==> flow/design.v <==
`timescale 1ns / 1ps
module ALU(
    input [7:0] A,
    input [7:0] B,
    output [7:0] Y
    );    
    assign Y = A + B;
endmodule
`timescale 1ns / 1ps
module ControlUnit(
    input [1:0] op,
    output reg ALUControl,
    output reg RegWrite,
    output reg MemRead,
    output reg MemWrite,
    output reg Branch
    );
    always @(op) begin
        case (op)
            2'b00: begin  
                ALUControl <= 1;
                RegWrite <= 1;
                MemRead <= 0;
                MemWrite <= 0;
                Branch <= 0;
            end
            2'b01: begin  
                ALUControl <= 0;
                RegWrite <= 1;
                MemRead <= 1;
                MemWrite <= 0;
                Branch <= 0;
            end
            2'b10: begin  
                ALUControl <= 0;
                RegWrite <= 0;
                MemRead <= 0;
                MemWrite <= 1;
                Branch <= 0;
            end
            2'b11: begin  
                ALUControl <= 0;
                RegWrite <= 0;
                MemRead <= 0;
                MemWrite <= 0;
                Branch <= 1;
            end
        endcase
    end
endmodule
`timescale 1ns / 1ps
module DataMemory(
	 input reset, 
    input clk,
    input [7:0] address,
    input [7:0] writeData,
    input MemWrite,
    input MemRead,
    output [7:0] readData
    );
    wire [7:0] memory [31:0];
    wire [4:0] index = address[4:0];
    genvar g;
    generate
        for (g = 0; g < 32; g = g + 1) begin : word
            reg [7:0] q;
            always @(posedge clk or posedge reset) begin
                if (reset)
                    q <= (g < 16) ? g : (8'd0 - (g - 16));
                else if (MemWrite && index == g)
                    q <= writeData;
            end
            assign memory[g] = q;
        end
    endgenerate
    assign readData = (MemRead) ? memory[index] : writeData;
endmodule
`timescale 1ns / 1ps
module Hex_to_7seg(
    input [3:0] hex,
    output reg [6:0] seg
    );
    always @ (hex) begin
        case (hex)
            4'd0: seg = 7'b0111111;  
            4'd1: seg = 7'b0000110;  
            4'd2: seg = 7'b1011011;  
            4'd3: seg = 7'b1001111;  
            4'd4: seg = 7'b1100110;  
            4'd5: seg = 7'b1101101;  
            4'd6: seg = 7'b1111101;  
            4'd7: seg = 7'b0000111;  
            4'd8: seg = 7'b1111111;  
            4'd9: seg = 7'b1101111;  
            4'd10: seg = 7'b1110111;  
            4'd11: seg = 7'b1111100;  
            4'd12: seg = 7'b0111001;  
            4'd13: seg = 7'b1011110;  
            4'd14: seg = 7'b1111001;  
            4'd15: seg = 7'b1110001;  
            default: seg = 7'b0000000;  
        endcase
    end
endmodule
`timescale 1ns / 1ps
module ProgramCounter(
    input clk,
    input reset,
    input [7:0] nextPC,
    output reg [7:0] PC
    );
    always @(posedge clk or posedge reset) begin
        if (reset)
            PC <= 8'b0;
        else
            PC <= nextPC;
    end
endmodule
`timescale 1ns / 1ps
module RegisterFile(
	 input reset,
    input [1:0] rs, rt, rd,
    input [7:0] writeData,
    input RegWrite,
    input clk,
    output [7:0] rsData, rtData
    );
    reg [7:0] registers [3:0];
always @(posedge clk or posedge reset) begin
    if (reset) begin
        registers[0] <= 8'b00000000;
        registers[1] <= 8'b00000000;
        registers[2] <= 8'b00000000;
        registers[3] <= 8'b00000000;
    end else if (RegWrite) begin
        registers[rd] <= writeData;
    end
end
    assign rsData = registers[rs];
    assign rtData = registers[rt];
endmodule
`timescale 1ns / 1ps
module Microprocessor(
    input oscillator,
    input reset,
    input [7:0] instruction,
    output [6:0] seg1,
    output [6:0] seg2,
    output [6:0] seg3,
    output [6:0] seg4,
    output [7:0] PC
);
    wire clk;
    wire [7:0] nextPC;
    wire [1:0] rs, rt, rd, RegisterDestination, operation;
    wire [7:0] rsData, rtData, writeData, ALUResult, MemoryResult, MemoryAddress;
    wire RegWrite, MemRead, MemWrite, Branch;
    assign clk = oscillator;
    assign rs = instruction[5:4];
    assign rt = instruction[3:2];
    assign rd = instruction[1:0];
    assign operation = instruction[7:6];
    ControlUnit cu(
        .op(instruction[7:6]),
        .ALUControl(ALUControl),
        .RegWrite(RegWrite),
        .MemRead(MemRead),
        .MemWrite(MemWrite),
        .Branch(Branch)
    );
	 assign writeData = (operation==2'b00) ? ALUResult 
	 			: (operation == 2'b11) ? {6'b000000, rd}
	 			: MemoryResult;
	 assign RegisterDestination = ALUControl ? rd : rt;
    RegisterFile rf(
        .reset(reset),
        .rs(rs),
        .rt(rt),
        .rd(RegisterDestination),
        .writeData(writeData),
        .RegWrite(RegWrite),
        .clk(clk),
        .rsData(rsData),
        .rtData(rtData)
    );
    ALU alu(
        .A(rsData),
        .B(rtData),
        .Y(ALUResult)
    );
	 assign MemoryAddress = (rd == 2'b00) ? rsData :
									(rd ==2'b01) ? rsData + 8'b00000001:
									(rd ==2'b10) ? rsData - 8'b00000010:
									(rd ==2'b11) ? rsData - 8'b00000001 :
									rsData;
    DataMemory dm(
        .reset(reset),
        .clk(clk),
        .address(MemoryAddress),
        .writeData(rtData),
        .MemWrite(MemWrite),
        .MemRead(MemRead),
        .readData(MemoryResult)
    );
    ProgramCounter pc(
        .clk(clk),
        .reset(reset),
        .nextPC(nextPC),
        .PC(PC)
    );
	 assign nextPC = (rd == 2'b00) ? PC + 1 :
                    (rd == 2'b01) ? (Branch ? PC + 2 : PC + 1) :
                    (rd == 2'b10) ? (Branch ? PC - 1 : PC + 1) :
                    (rd == 2'b11) ? (Branch ? PC : PC + 1) :
                    PC + 1;
    Hex_to_7seg display1(
        .hex(writeData[7:4]),
        .seg(seg1)
    );
    Hex_to_7seg display2(
        .hex(writeData[3:0]),
        .seg(seg2)
    );
	 Hex_to_7seg display3(
        .hex(PC[7:4]),
        .seg(seg3)
    );
    Hex_to_7seg display4(
        .hex(PC[3:0]),
        .seg(seg4)
    );
endmodule
---- Step by step through the tools: Microprocessor ----
Tool output for the design above, in the order of the flow.
Line numbers count from 1 in the design file above.
Operators carry their Yosys type and port widths (W data, S select, Z words).
Cell names lack the library's common part.
Not given: n/a
design
  design top .............................. Microprocessor
  clock port .............................. oscillator
  library ................................. sky130hd
  timing corner ........................... tt_025C_1v80

---- After elaboration ----
Counts by Yosys on the flattened word-level netlist (proc, flatten, opt, wreduce). Print and check cells are left out. Cells with the same type and inputs are merged into one.
Yosys's memory passes give these memory sizes; they may raise the number of words (mostly to a power of two), join words into wider ones and drop unused or constant bits.
operators by class
  reductions and logical operators ........ 48
  mux-type cells .......................... 23
  eq/ne operators ......................... 47
  add/sub/neg operators ................... 7
operators by type and width
  kind                   count
  $pmux W8 S32           1
  $eq A5 B5 Y1 const B   16
  $mux W8                10
  $pmux W8 S4            2
  $eq A5 B4 Y1 const B   8
  $logic_and A1 B1 Y1    32
  $eq A2 B2 Y1 const B   10
  $eq A5 B3 Y1 const B   4
  $mux W5                4
  $reduce_or A3 Y1       4
  $eq A2 B1 Y1 const B   5
  $logic_not A2 Y1       5
  $eq A5 B2 Y1 const B   2
  $pmux W1 S2            5
  $reduce_and A2 Y1      4
  $add A8 B1 Y8 const B  1
  $sub A8 B1 Y8 const B  1
  $add A8 B2 Y8 const B  1
  $add A8 B8 Y8          1
  $add A5 B1 Y5 const B  1
  $sub A5 B1 Y5 const B  1
  $eq A5 B1 Y1 const B   1
  $sub A5 B2 Y5 const B  1
  $ne A5 B5 Y1 const B   1
  $logic_not A5 Y1       1
  $reduce_or A2 Y1       2
  $mux W2                1
storage and ports
  word-level cells ........................ 166
  bits of input ports ..................... 10
  output and inout bits ................... 36
  memories kept ........................... 4
  ROM bits ................................ 448
  register bits after elaboration ......... 296
memories
  memory            words  width  rd ports  wr ports  RTL line  text
  (name not given)  16     7      1         0         84        case (hex)
  (name not given)  16     7      1         0         84
  (name not given)  16     7      1         0         84
  (name not given)  16     7      1         0         84

---- Depth ----
Longest topological path by Yosys (ltp), each cell counted once; first at word level (registers and memories cut), then after technology mapping (sequential cells cut; the memories' decode and read muxes count).
depth
  depth in word-level cells ............... 12
  ABC_AREA ................................ 0
  depth in mapped cells ................... 22
  depth with buffers taken out ............ 18

---- After synthesis ----
Yosys stat after the flow's synthesis: flattened, memories mapped to cells. It holds for the ABC_AREA given above (unset counts as 0); a run with the other value may have another netlist.
mapped netlist
  buffers ................................. 99
  mapped flip-flops ....................... 296
  chip area (Yosys) ....................... 16,625.9 sq um
  cells in the netlist .................... 1,502
cell types
  cell type  count
  dfrtp_1    172
  dfstp_2    124
  mux2_2     266
  ha_1       47
  nand2_1    139
  mux2i_1    36
  mux4_2     16
  o21ai_0    69
  a22oi_1    39
  nor3_1     57
  nand3_1    50
  clkbuf_1   65
  a21oi_1    46
  nor2_1     55
  a31oi_1    25
  inv_1      32
  nand4_1    19
  a22o_1     13
Not listed: further types 71, cells in them 232.
By module: a second synthesis without flattening, with its own total; a netlist apart from the flattened one above.
second synthesis, totals
  cell total of the unflattened synthesis .. 1,389
  area total of the unflattened synthesis .. 16,638.5 sq um
Rows give one instance, submodules left out.
by module
  module          cells  seq. area (sq um)  area (sq um)  instances
  DataMemory      935    6,561.3            12,171.7      1
  RegisterFile    89     800.8              1,594.0       1
  Microprocessor  177    0.0                1,176.1       1
  Hex_to_7seg     33     0.0                282.8         4
  ALU             42     0.0                331.6         1
  ProgramCounter  9      200.2              203.9         1
  ControlUnit     5      0.0                30.0          1

---- Path before layout ----
Path of least setup slack by OpenSTA after synthesis, without wires, with an ideal clock, recovery checks aside; 20% of the period is set as input and as output delay. Where synthesis merged equal registers, the netlist keeps one of their names.
timing after synthesis
  path kind ............................... input port to output port
  from .................................... input port instruction[5]
  to ...................................... output port seg1[6]
  stages .................................. 19
  arrival ................................. 6.642 ns
  path delay .............................. 4.642 ns
  external output delay ................... 2.000 ns
  time at the first pin ................... 2.000 ns
  setup slack ............................. 1.358 ns
  clock period ............................ 10.0 ns
  required time ........................... 8.000 ns
  path buffers ............................ 2
  period reached after synthesis .......... 8.642 ns
"path delay" = arrival - input delay + setup time.
A path that ends at an output port has no setup time.
"stages": output pins that drive a net of the path, with the launching flip-flop's if there is one; two outputs of one cell count as two.
"period reached after synthesis" is the clock period less the worst setup slack; recovery checks do not enter. This is arithmetic on one report: input and output delays are still those of the set period (20% each).
The rows between start and end are the longest chain of elaborated cells between them; the timing report does not say that the signal goes this way. Where chains are equally long, one stands for them.
Each line given opens the expression or statement behind the cell; cells for indexed reads and writes are added by Yosys, which also makes memories of some case tables.
A memory read counts as a cell of the chain, while the word-level depth stops at memories.
between the ends, after synthesis
  cell sequence ........................... buf_6 mux4_2 inv_1 ha_1 or4b_2 o22ai_1 or4_1 clkbuf_1 nand2_2 mux2_2 nand3_1 o21ai_0 a31o_2 or4_4 a221oi_4 inv_1 ha_1 mux2_2 a22oi_1
  length of the longest elaborated chain .. 13
  elaborated cells between the ends (all ways) .. 50
  those cells by class .................... 4 x add/sub; 34 x eq/ne; 9 x mux; 2 x reduce/logical; 1 x memory
RTL lines, path after synthesis
  what             RTL line  text
  start, declared  146       input [7:0] instruction,
  $eq A2 B2 Y1     139       assign rsData = registers[rs];
  $pmux W8 S4      139
  $sub A5 B1 Y5    194       (rd ==2'b11) ? rsData - 8'b00000001 :
  $mux W5          194
  $mux W5          193       (rd ==2'b10) ? rsData - 8'b00000010:
  $mux W5          192       (rd ==2'b01) ? rsData + 8'b00000001:
  $mux W5          191       assign MemoryAddress = (rd == 2'b00) ? rsData :
  $eq A5 B5 Y1     76        assign readData = (MemRead) ? memory[index] : writeData;
  $pmux W8 S32     76
  $mux W8          76
  $mux W8          172       : (operation == 2'b11) ? {6'b000000, rd}
  $mux W8          171       assign writeData = (operation==2'b00) ? ALUResult
  $mem_v2 Z16 W7   84        case (hex)
  end, declared    147       output [6:0] seg1,

---- Path in the finished layout ----
Path of least setup slack in the final report of run A (OpenROAD, finished layout, wires in). Where an end is a register, its clock arrival counts in the times.
timing after layout
  path kind ............................... input port to output port
  from .................................... input port instruction[5]
  to ...................................... output port seg1[2]
  clock period ............................ 5.94 ns
  required time ........................... 4.75 ns
  time at the first pin ................... 1.19 ns
  path buffers ............................ 5
  setup slack ............................. -1.07 ns
  external output delay ................... 1.19 ns
  arrival ................................. 5.82 ns
  stages .................................. 20
The rows between start and end are the longest chain of elaborated cells between them; the timing report does not say that the signal goes this way. Where chains are equally long, one stands for them.
A memory read counts as a cell of the chain, while the word-level depth stops at memories.
between the ends, after layout
  cell sequence ........................... buf_12 mux4_2 inv_2 ha_4 or4b_4 o22ai_4 nor4_4 nor2_2 buf_6 buf_4 mux2_4 a32oi_2 o211ai_1 or4_4 o31ai_4 o221a_4 buf_6 nor3_2 a31oi_1 clkdlybuf4s15_2
  length of the longest elaborated chain .. 13
  elaborated cells between the ends (all ways) .. 50
  those cells by class .................... 4 x add/sub; 34 x eq/ne; 9 x mux; 2 x reduce/logical; 1 x memory
RTL lines, path after layout
  what             RTL line  text
  start, declared  146       input [7:0] instruction,
  $eq A2 B2 Y1     139       assign rsData = registers[rs];
  $pmux W8 S4      139
  $sub A5 B1 Y5    194       (rd ==2'b11) ? rsData - 8'b00000001 :
  $mux W5          194
  $mux W5          193       (rd ==2'b10) ? rsData - 8'b00000010:
  $mux W5          192       (rd ==2'b01) ? rsData + 8'b00000001:
  $mux W5          191       assign MemoryAddress = (rd == 2'b00) ? rsData :
  $eq A5 B5 Y1     76        assign readData = (MemRead) ? memory[index] : writeData;
  $pmux W8 S32     76
  $mux W8          76
  $mux W8          172       : (operation == 2'b11) ? {6'b000000, rd}
  $mux W8          171       assign writeData = (operation==2'b00) ? ALUResult
  $mem_v2 Z16 W7   84        case (hex)
  end, declared    147       output [6:0] seg1,

## Implementation results

Flow measurements of Microprocessor on sky130hd: 4 stored runs with different settings, listed in no order. Input and output delays are each 20% of the period that was set; the output load is 0.01 pF.
By "achieved period" is meant the clock period of the run minus its worst setup slack. This is arithmetic on one report: input and output delays are still those of the set period (20% each).
By "total design power" is meant OpenSTA's value without simulated activity: inputs other than the clock are taken to toggle once in ten clock periods, and the tool carries that through the logic.

======== run A ========
==> flow/run.sh <==
#!/bin/bash
# the make line also repeats the synthesis and layout settings of config.mk as NAME=value (left out here)
make -C /OpenROAD-flow-scripts/flow DESIGN_CONFIG=/design/flow/config.mk WORK_HOME=/design/flow/orfs CLKGATE_MAP_FILE= finish
==> flow/config.mk <==
export PLATFORM = sky130hd
export DESIGN_NAME = Microprocessor
export DESIGN_NICKNAME = Microprocessor
export VERILOG_FILES = /design/flow/design.v
export SDC_FILE = /design/flow/constraint.sdc
export NUM_CORES = 4
export LEC_CHECK = 0
export CAP_MARGIN = 20
export CORE_MARGIN = 2
export CORE_UTILIZATION = 40
export SLEW_MARGIN = 35
==> flow/constraint.sdc <==
create_clock -name core_clock -period 5.94 [get_ports {oscillator}]
set_input_delay 1.1880 -clock core_clock [delete_from_list [all_inputs] [get_ports {oscillator}]]
set_output_delay 1.1880 -clock core_clock [all_outputs]
set_load 0.01 [all_outputs]

-------- measured, run A --------
  full die area ........................... 43,212.0 sq um
  standard-cell area of the final layout .. 22,255.1 sq um
  total design power ...................... 9.875 mW
  cell area after synthesis ............... 16,625.9 sq um
  achieved period ......................... 7.006 ns
  post-route worst hold slack ............. 0.502 ns
  final setup TNS ......................... -13.698 ns
  setup slack of the critical path ........ -1.066 ns

======== run B ========
==> flow/run.sh <==
#!/bin/bash
# the make line also repeats the synthesis and layout settings of config.mk as NAME=value (left out here)
make -C /OpenROAD-flow-scripts/flow DESIGN_CONFIG=/design/flow/config.mk WORK_HOME=/design/flow/orfs CLKGATE_MAP_FILE= finish
==> flow/config.mk <==
export PLATFORM = sky130hd
export DESIGN_NAME = Microprocessor
export DESIGN_NICKNAME = Microprocessor
export VERILOG_FILES = /design/flow/design.v
export SDC_FILE = /design/flow/constraint.sdc
export NUM_CORES = 4
export LEC_CHECK = 0
export CAP_MARGIN = 20
export CORE_MARGIN = 2
export CORE_UTILIZATION = 40
export MIN_ROUTING_LAYER = met2
export SETUP_SLACK_MARGIN = 1.38
export SLEW_MARGIN = 35
export TNS_END_PERCENT = 90
==> flow/constraint.sdc <==
create_clock -name core_clock -period 5.94 [get_ports {oscillator}]
set_input_delay 1.1880 -clock core_clock [delete_from_list [all_inputs] [get_ports {oscillator}]]
set_output_delay 1.1880 -clock core_clock [all_outputs]
set_load 0.01 [all_outputs]

-------- measured, run B --------
  total design power ...................... 10.917 mW
  cell area after synthesis ............... 16,625.9 sq um
  full die area ........................... 43,212.0 sq um
  post-route worst hold slack ............. 0.501 ns
  standard-cell area of the final layout .. 23,837.9 sq um
  setup slack of the critical path ........ -1.069 ns
  final setup TNS ......................... -13.707 ns
  achieved period ......................... 7.009 ns

======== run C ========
==> flow/run.sh <==
#!/bin/bash
# the make line also repeats the synthesis and layout settings of config.mk as NAME=value (left out here)
make -C /OpenROAD-flow-scripts/flow DESIGN_CONFIG=/design/flow/config.mk WORK_HOME=/design/flow/orfs CLKGATE_MAP_FILE= finish
==> flow/config.mk <==
export PLATFORM = sky130hd
export DESIGN_NAME = Microprocessor
export DESIGN_NICKNAME = Microprocessor
export VERILOG_FILES = /design/flow/design.v
export SDC_FILE = /design/flow/constraint.sdc
export NUM_CORES = 4
export LEC_CHECK = 0
export CAP_MARGIN = 20
export CORE_MARGIN = 2
export CORE_UTILIZATION = 40
export SLEW_MARGIN = 20
==> flow/constraint.sdc <==
create_clock -name core_clock -period 12.7 [get_ports {oscillator}]
set_input_delay 2.5400 -clock core_clock [delete_from_list [all_inputs] [get_ports {oscillator}]]
set_output_delay 2.5400 -clock core_clock [all_outputs]
set_load 0.01 [all_outputs]

-------- measured, run C --------
  post-route worst hold slack ............. 0.501 ns
  total design power ...................... 4.034 mW
  full die area ........................... 43,212.0 sq um
  final setup TNS ......................... 0.000 ns
  achieved period ......................... 12.344 ns
  standard-cell area of the final layout .. 19,052.0 sq um
  setup slack of the critical path ........ 0.356 ns
  cell area after synthesis ............... 16,625.9 sq um

======== run D ========
==> flow/run.sh <==
#!/bin/bash
# the make line also repeats the synthesis and layout settings of config.mk as NAME=value (left out here)
make -C /OpenROAD-flow-scripts/flow DESIGN_CONFIG=/design/flow/config.mk WORK_HOME=/design/flow/orfs CLKGATE_MAP_FILE= finish
==> flow/config.mk <==
export PLATFORM = sky130hd
export DESIGN_NAME = Microprocessor
export DESIGN_NICKNAME = Microprocessor
export VERILOG_FILES = /design/flow/design.v
export SDC_FILE = /design/flow/constraint.sdc
export NUM_CORES = 4
export LEC_CHECK = 0
export CAP_MARGIN = 20
export CELL_PAD_IN_SITES_DETAIL_PLACEMENT = 2
export CORE_ASPECT_RATIO = 0.55
export CORE_MARGIN = 2
export CORE_UTILIZATION = 42
export CTS_CLUSTER_DIAMETER = 89
export CTS_CLUSTER_SIZE = 70
export MAX_ROUTING_LAYER = met5
export MIN_ROUTING_LAYER = met2
export PLACE_DENSITY_LB_ADDON = 0.24
export SETUP_SLACK_MARGIN = 0.59
export SLEW_MARGIN = 15
==> flow/constraint.sdc <==
create_clock -name core_clock -period 13.6 [get_ports {oscillator}]
set_input_delay 2.7200 -clock core_clock [delete_from_list [all_inputs] [get_ports {oscillator}]]
set_output_delay 2.7200 -clock core_clock [all_outputs]
set_load 0.01 [all_outputs]

-------- run D --------
  incomplete, routing halted on GRT-0116
